==> flow/design.v <==
module a23_multiply (
input                       i_clk,
input                       i_rst,           
input                       i_fetch_stall,
input       [31:0]          i_a_in,          
input       [31:0]          i_b_in,          
input       [1:0]           i_function,
input                       i_execute,
output      [31:0]          o_out,
output      [1:0]           o_flags,         
output reg                  o_done           
);
wire        enable;
wire        accumulate;
wire [33:0] multiplier;
wire [33:0] multiplier_bar;
wire [33:0] sum;
wire [33:0] sum34_b;
reg  [5:0]  count;
reg  [5:0]  count_nxt;
reg  [67:0] product;
reg  [67:0] product_nxt;
reg  [1:0]  flags_nxt;
wire [32:0] sum_acc1;            
assign enable         = i_function[0];
assign accumulate     = i_function[1];
assign multiplier     =  { 2'd0, i_a_in} ;
assign multiplier_bar = ~{ 2'd0, i_a_in} + 34'd1 ;
assign sum34_b        =  product[1:0] == 2'b01 ? multiplier     :
                         product[1:0] == 2'b10 ? multiplier_bar :
                                                 34'd0          ;
    assign sum =  product[67:34] + sum34_b;
    assign sum_acc1 = {1'd0, product[32:1]} + {1'd0, i_a_in};
always @*
    begin
    count_nxt           = count;
    product_nxt         = product;
    flags_nxt   = { product[32], product[32:1] == 32'd0 }; 
    if ( count == 6'd0 )
        product_nxt = {33'd0, 1'd0, i_b_in, 1'd0 } ;
    else if ( count <= 6'd33 )
        product_nxt = { sum[33], sum, product[33:1]} ;
    else if ( count == 6'd34 && accumulate )
        begin
        product_nxt         = { product[64:33], sum_acc1[31:0], 1'd0};  
        end
    if (count == 6'd0)   
        count_nxt   = enable ? 6'd1 : 6'd0;
    else if ((count == 6'd34 && !accumulate) ||   
             (count == 6'd35 &&  accumulate)  )   
        count_nxt   = 6'd0;
    else
        count_nxt   = count + 1'd1;
    end
always @ ( posedge i_clk )
    if ( i_rst )
        begin
        count           <= 6'd0;
        o_done          <= 1'd0;
        end
    else if ( !i_fetch_stall )
        begin
        count           <= i_execute ? count_nxt          : count;           
        product         <= i_execute ? product_nxt        : product;        
        o_done          <= i_execute ? count == 6'd31     : o_done;          
        end
assign o_out   = product[32:1]; 
assign o_flags = flags_nxt;
endmodule
module amber_mul (
input                       i_clk,
input                       i_rst,           
input                       i_start,
input                       i_accumulate,    
input       [31:0]          i_a,             
input       [31:0]          i_b,             
input       [31:0]          i_c,             
output                      o_ready,
output                      o_done,
output      [31:0]          o_result,
output      [1:0]           o_flags          
);
reg         busy;
reg         acc_q;
reg  [31:0] a_q;
reg  [31:0] c_q;
reg         done_d1;
reg         done_d2;
reg         done_d3;
wire        mult_done;
wire        take;
wire [31:0] mult_a;
wire [1:0]  mult_function;
assign take          = i_start && !busy;
assign o_ready       = !busy;
assign mult_a        = done_d2 ? c_q : a_q;
assign mult_function = busy ? { acc_q, 1'd0 } : { i_accumulate, take };
always @ ( posedge i_clk )
    if ( take )
        begin
        acc_q <= i_accumulate;
        a_q   <= i_a;
        c_q   <= i_c;
        end
always @ ( posedge i_clk )
    if ( i_rst )
        begin
        busy    <= 1'd0;
        done_d1 <= 1'd0;
        done_d2 <= 1'd0;
        done_d3 <= 1'd0;
        end
    else
        begin
        busy    <= take ? 1'd1 : ( o_done ? 1'd0 : busy );
        done_d1 <= mult_done;
        done_d2 <= done_d1;
        done_d3 <= done_d2 && acc_q;
        end
assign o_done = busy && ( acc_q ? done_d3 : done_d2 );
a23_multiply u_multiply (
    .i_clk          ( i_clk          ),
    .i_rst          ( i_rst          ),
    .i_fetch_stall  ( 1'd0           ),
    .i_a_in         ( mult_a         ),
    .i_b_in         ( i_b            ),
    .i_function     ( mult_function  ),
    .i_execute      ( 1'd1           ),
    .o_out          ( o_result       ),
    .o_flags        ( o_flags        ),
    .o_done         ( mult_done      )
);
endmodule
[Step by step through the tools: amber_mul]
What the tools print for amber_mul, step after step.
Line numbers count from 1 in the design file above.
Cell names lack the library's common part.
A cell with - has no value.
Design
  top: amber_mul
  clock: i_clk
  library: sky130hd
  library corner: tt_025C_1v80

[After elaboration]
Source: Yosys, flattened and elaborated, memories not mapped. Widths are those after wreduce. Registers that Yosys merges into a memory's read port (data or address) are not register bits. Print and check cells do not count. Equal cells are merged and count once.
Cells by class
  mux-type cells: 13
  order comparisons: 1
  reductions and logical operators: 14
  bitwise operators: 2
  add/sub/neg operators: 4
  eq/ne operators: 5
Operators by type and width (number)
  two-way mux 68 bit: 2
  two-way mux 34 bit: 2
  NOT 32 -> 34 bit: 1
  adder 34 x 1 -> 34 bit (second input constant): 1
  adder 34 bit: 1
  two-way mux 33 bit: 1
  adder 32 bit: 1
  logical NOT 32 bit: 1
  two-way mux 32 bit: 1
  equality test 6 bit (second input constant): 2
  two-way mux 6 bit: 2
  logical AND 1 bit: 6
  adder 6 x 1 -> 6 bit (second input constant): 1
  equality test 6 x 5 -> 1 bit (second input constant): 1
  less-or-equal comparator 6 bit (second input constant): 1
  logical NOT 6 bit: 1
  two-way mux 1 bit: 4
  nonzero test 3 bit: 1
  logical NOT 1 bit: 2
  equality test 2 x 1 -> 1 bit (second input constant): 1
  equality test 2 bit (second input constant): 1
  AND reduction 2 bit: 1
  nonzero test 2 bit: 1
  two-way mux 2 bit: 1
  logical OR 1 bit: 1
  NOT 1 bit: 1
Storage and ports
  bits of input ports: 100
  bits in registers: 144
  output and inout bits: 36

[Longest topological paths]
Depth = most cells in a row (Yosys ltp): at word level without a register or memory, in the mapped netlist without a sequential cell, where the memories' decode and read muxes count.
Depth
  depth after elaboration: 8
  ABC_AREA: 1
  gate-level depth with buffers: 28
  mapped depth without buffers: 26

[Mapped cells and area]
Yosys stat after the flow's synthesis: flattened, memories mapped to cells. It holds for the ABC_AREA given above (unset counts as 0); a run with the other value may have another netlist.
Cell types
  edfxtp_1: number 132, total area 3.96E+03 um2
  nand2_1: number 392, total area 1.47E+03 um2
  ha_1: number 69, total area 863.328 um2
  nor2_1: number 187, total area 701.923 um2
  a21oi_1: number 126, total area 630.605 um2
  inv_1: number 164, total area 615.59 um2
  nand3_1: number 91, total area 455.437 um2
  o21ai_0: number 71, total area 355.341 um2
  buf_4: number 35, total area 262.752 um2
  dfxtp_1: number 11, total area 220.211 um2
  nor3_1: number 26, total area 130.125 um2
  nand2_2: number 19, total area 118.864 um2
  xnor2_1: number 13, total area 113.859 um2
  xor2_1: number 11, total area 96.342 um2
  o21bai_1: number 12, total area 90.086 um2
  nand4_1: number 14, total area 87.584 um2
  nor4_1: number 12, total area 75.072 um2
  nor2_2: number 10, total area 62.56 um2
Not listed: further types 33, cells in them 105.
Mapped netlist
  flip-flop cells: 143
  buffers: 58
  mapped cells: 1500
  synthesis area: 0.0110681 mm2
  sequential part of the area: 0.004184 mm2

[Timing after synthesis]
Path of least setup slack by OpenSTA after synthesis, without wires, with an ideal clock, recovery checks aside; 20% of the period is set as input and as output delay. Where synthesis merged equal registers, the netlist keeps one of their names.
Timing after synthesis
  path type: input port to flip-flop
  from: input port i_start
  to: register u_multiply.count[0]
  path buffers: 0
  delay of the path: 3344 ps
  external input delay: 1000 ps
  data required time: 4905 ps
  arrival: 4249 ps
  stages: 4
  setup slack: 656 ps
  time at the first pin: 1000 ps
  clock period: 5000 ps
  synthesis period reached: 4344 ps
"delay of the path" = arrival - input delay + setup time.
"stages": output pins that drive a net of the path, with the launching flip-flop's if there is one; two outputs of one cell count as two.
"synthesis period reached" = period - worst setup slack (recovery checks aside). The figure is calculated, with input and output delays left at 20% of the set period.
Between the ends stands the longest chain of elaborated cells between them, by number of cells; it is not shown to be the way that was timed. Of several equally long chains one is given.
A line is the first line of the expression or statement that the cell stems from. Yosys adds cells for indexed reads and writes and turns some case tables into memories.
Between the ends, after synthesis
  cells stage by stage: inv_1 > nor2_1 > inv_1 > o32ai_1
  length of the longest elaborated chain: 4
  elaborated cells on any way between the ends: 4
  source lines of those cells: 4
  those cells by class: mux: 3; reduce/logical: 1
RTL lines, path after synthesis
  start: declaration: line 73  | input                       i_start,
  logical AND 1 bit: line 94  | assign take          = i_start && !busy;
  two-way mux 2 bit: line 97  | assign mult_function = busy ? { acc_q, 1'd0 } : { i_accumulate, take };
  two-way mux 1 bit: line 48  | count_nxt   = enable ? 6'd1 : 6'd0;
  two-way mux 6 bit: line 47  | if (count == 6'd0)
  end: assignment: line 58  | count           <= 6'd0;
  end: assignment: line 63  | count           <= i_execute ? count_nxt          : count;
  end: declaration: line 19  | reg  [5:0]  count;
Nets of the timed path that keep an RTL name, with a line that drives or declares them; the list need not be complete.
Named nets, after synthesis (line)
  take: 94

[Timing after layout]
Path of least setup slack in the final report of run A (OpenROAD, finished layout, wires in). Where an end is a register, its clock arrival counts in the times.
The path's times are printed in steps of 10 ps; the period is the one set.
Timing after layout
  path type: flip-flop to flip-flop
  from: register done_d2
  to: register (no name shown)
  arrival: 3910 ps
  clock period: 3950 ps
  stages: 23
  path buffers: 0
  time at the first pin: 420 ps
  setup slack: 230 ps
  data required time: 4130 ps
Between the ends stands the longest chain of elaborated cells between them, by number of cells; it is not shown to be the way that was timed. Of several equally long chains one is given.
Between the ends, after layout
  cells stage by stage: dfxtp_2 > inv_4 > nand2_1 > nand2_2 > inv_1 > ha_1 > inv_1 > nor3_4 > nand3_2 > inv_2 > nand3_2 > nand2_2 > nand2_1 > o21ai_0 > a21oi_1 > ha_1 > nand2_1 > nor2_2 > inv_1 > nor3_1 > nand3_1 > a21oi_1 > nor2_1
  length of the longest elaborated chain: 7
  elaborated cells on any way between the ends: 7
  source lines of those cells: 6
  those cells by class: add/sub: 2; mux: 4; logic: 1
RTL lines, path after layout
  start: declaration: line 88  | reg         done_d2;
  start: assignment: line 110  | done_d2 <= 1'd0;
  start: assignment: line 117  | done_d2 <= done_d1;
  two-way mux 32 bit: line 96  | assign mult_a        = done_d2 ? c_q : a_q;
  NOT 32 -> 34 bit: line 28  | assign multiplier_bar = ~{ 2'd0, i_a_in} + 34'd1 ;
  adder 34 x 1 -> 34 bit: line 28
  two-way mux 34 bit: line 30
  two-way mux 34 bit: line 29
  adder 34 bit: line 32
  two-way mux 68 bit: line 41  | else if ( count <= 6'd33 )
  end: assignment: line 64
  end: declaration: line 21

Appendix: measured runs

Below are 6 stored runs of the flow (Yosys, OpenROAD; platform sky130hd) on amber_mul, each with its settings and what was measured, unordered. Constraints: input delay and output delay 20% of the set period each, output load 0.01 pF.
By "clock period achieved" is meant the clock period of the run minus its worst setup slack. This is arithmetic on one report: input and output delays are still those of the set period (20% each).
"allowed time less slack (worst setup path)": the worst setup path's part of the clock period (all of it between registers, 20% less for each end at a port) less its slack. A launch clock that arrives late makes it longer, a capture clock that arrives late makes it shorter.
"total power of the final layout" is the tool's figure for a default switching activity; nothing was simulated.
"allowed time less slack (worst setup path)" is known to 10 ps.

==> run A: settings <==
{ "ABC_AREA": 1, "CAP_MARGIN": 40, "CELL_PAD_IN_SITES_GLOBAL_PLACEMENT": 0, "CORE_ASPECT_RATIO": 1.09, "CORE_MARGIN": 10, "CORE_UTILIZATION": 53, "CTS_CLUSTER_DIAMETER": 59, "CTS_CLUSTER_SIZE": 23, "GPL_ROUTABILITY_DRIVEN": 0, "MAX_ROUTING_LAYER": "met4", "period_ns": 3.95, "SLEW_MARGIN": 20 }
==> run A: results <==
Yosys chip area after synthesis: 0.0110681 mm2
full die area: 0.0270684 mm2
standard-cell area of the final layout: 0.0132064 mm2
post-route utilization: 64.0%
worst setup slack after layout: 228 ps
sum of negative setup slack: 0 ps
lowest hold slack: 413 ps
total power of the final layout: 5.518 mW
clock period achieved: 3722 ps
allowed time less slack (worst setup path): 3720 ps
worst setup path kind: flip-flop to flip-flop

==> run B: settings <==
{ "ABC_AREA": 0, "CELL_PAD_IN_SITES_DETAIL_PLACEMENT": 1, "CORE_ASPECT_RATIO": 1.29, "CORE_UTILIZATION": 71, "CTS_CLUSTER_DIAMETER": 190, "GPL_ROUTABILITY_DRIVEN": 0, "MIN_ROUTING_LAYER": "met2", "PLACE_DENSITY_LB_ADDON": 0.22, "SETUP_SLACK_MARGIN": -0.25, "period_ns": 3.49, "CAP_MARGIN": 20, "CORE_MARGIN": 2, "SLEW_MARGIN": 20 }
==> run B: results <==
incomplete, placement halted on DPL-0033

==> run C: settings <==
{ "ABC_AREA": 1, "CAP_MARGIN": 10, "CELL_PAD_IN_SITES_DETAIL_PLACEMENT": 2, "CORE_ASPECT_RATIO": 1.49, "CORE_UTILIZATION": 21, "GPL_ROUTABILITY_DRIVEN": 0, "MAX_ROUTING_LAYER": "met4", "MIN_ROUTING_LAYER": "met1", "PLACE_DENSITY_LB_ADDON": 0.11, "SETUP_SLACK_MARGIN": -0.01, "TNS_END_PERCENT": 85, "period_ns": 3.14, "CORE_MARGIN": 2, "SLEW_MARGIN": 20 }
==> run C: results <==
Yosys chip area after synthesis: 0.0110681 mm2
full die area: 0.0545944 mm2
standard-cell area of the final layout: 0.0172453 mm2
post-route utilization: 33.1%
worst setup slack after layout: -428 ps
sum of negative setup slack: -6563 ps
lowest hold slack: 436 ps
total power of the final layout: 8.785 mW
clock period achieved: 3568 ps
allowed time less slack (worst setup path): 3570 ps
worst setup path kind: flip-flop to flip-flop

==> run D: settings <==
{ "CORE_UTILIZATION": 63, "PLACE_DENSITY": 0.6, "period_ns": 4.85, "CAP_MARGIN": 20, "CORE_MARGIN": 2, "SLEW_MARGIN": 20 }
==> run D: results <==
Yosys chip area after synthesis: 0.0102035 mm2
full die area: 0.0172305 mm2
standard-cell area of the final layout: 0.0123443 mm2
post-route utilization: 77.7%
worst setup slack after layout: 161 ps
sum of negative setup slack: 0 ps
lowest hold slack: 451 ps
total power of the final layout: 4.178 mW
clock period achieved: 4689 ps
allowed time less slack (worst setup path): 4690 ps
worst setup path kind: flip-flop to flip-flop

==> run E: settings <==
{ "ABC_AREA": 1, "CAP_MARGIN": 40, "CELL_PAD_IN_SITES_GLOBAL_PLACEMENT": 0, "CORE_ASPECT_RATIO": 1.09, "CORE_MARGIN": 10, "CORE_UTILIZATION": 53, "CTS_CLUSTER_DIAMETER": 59, "CTS_CLUSTER_SIZE": 44, "GPL_ROUTABILITY_DRIVEN": 0, "MAX_ROUTING_LAYER": "met4", "PLACE_DENSITY_LB_ADDON": 0.09, "period_ns": 3.95, "SLEW_MARGIN": 20 }
==> run E: results <==
Yosys chip area after synthesis: 0.0110681 mm2
full die area: 0.0270684 mm2
standard-cell area of the final layout: 0.0132327 mm2
post-route utilization: 64.1%
worst setup slack after layout: 226 ps
sum of negative setup slack: 0 ps
lowest hold slack: 417 ps
total power of the final layout: 5.520 mW
clock period achieved: 3724 ps
allowed time less slack (worst setup path): 3720 ps
worst setup path kind: flip-flop to flip-flop

==> run F: settings <==
{ "CORE_UTILIZATION": 40, "GPL_TIMING_DRIVEN": 0, "PLACE_DENSITY_LB_ADDON": 0.23, "SETUP_SLACK_MARGIN": 0.35, "period_ns": 5.0, "CAP_MARGIN": 20, "CORE_MARGIN": 2, "SLEW_MARGIN": 20 }
==> run F: results <==
Yosys chip area after synthesis: 0.0102035 mm2
full die area: 0.0268026 mm2
standard-cell area of the final layout: 0.0133741 mm2
post-route utilization: 53.3%
worst setup slack after layout: -81 ps
sum of negative setup slack: -103 ps
lowest hold slack: 453 ps
total power of the final layout: 4.287 mW
clock period achieved: 5081 ps
allowed time less slack (worst setup path): 5080 ps
worst setup path kind: flip-flop to flip-flop
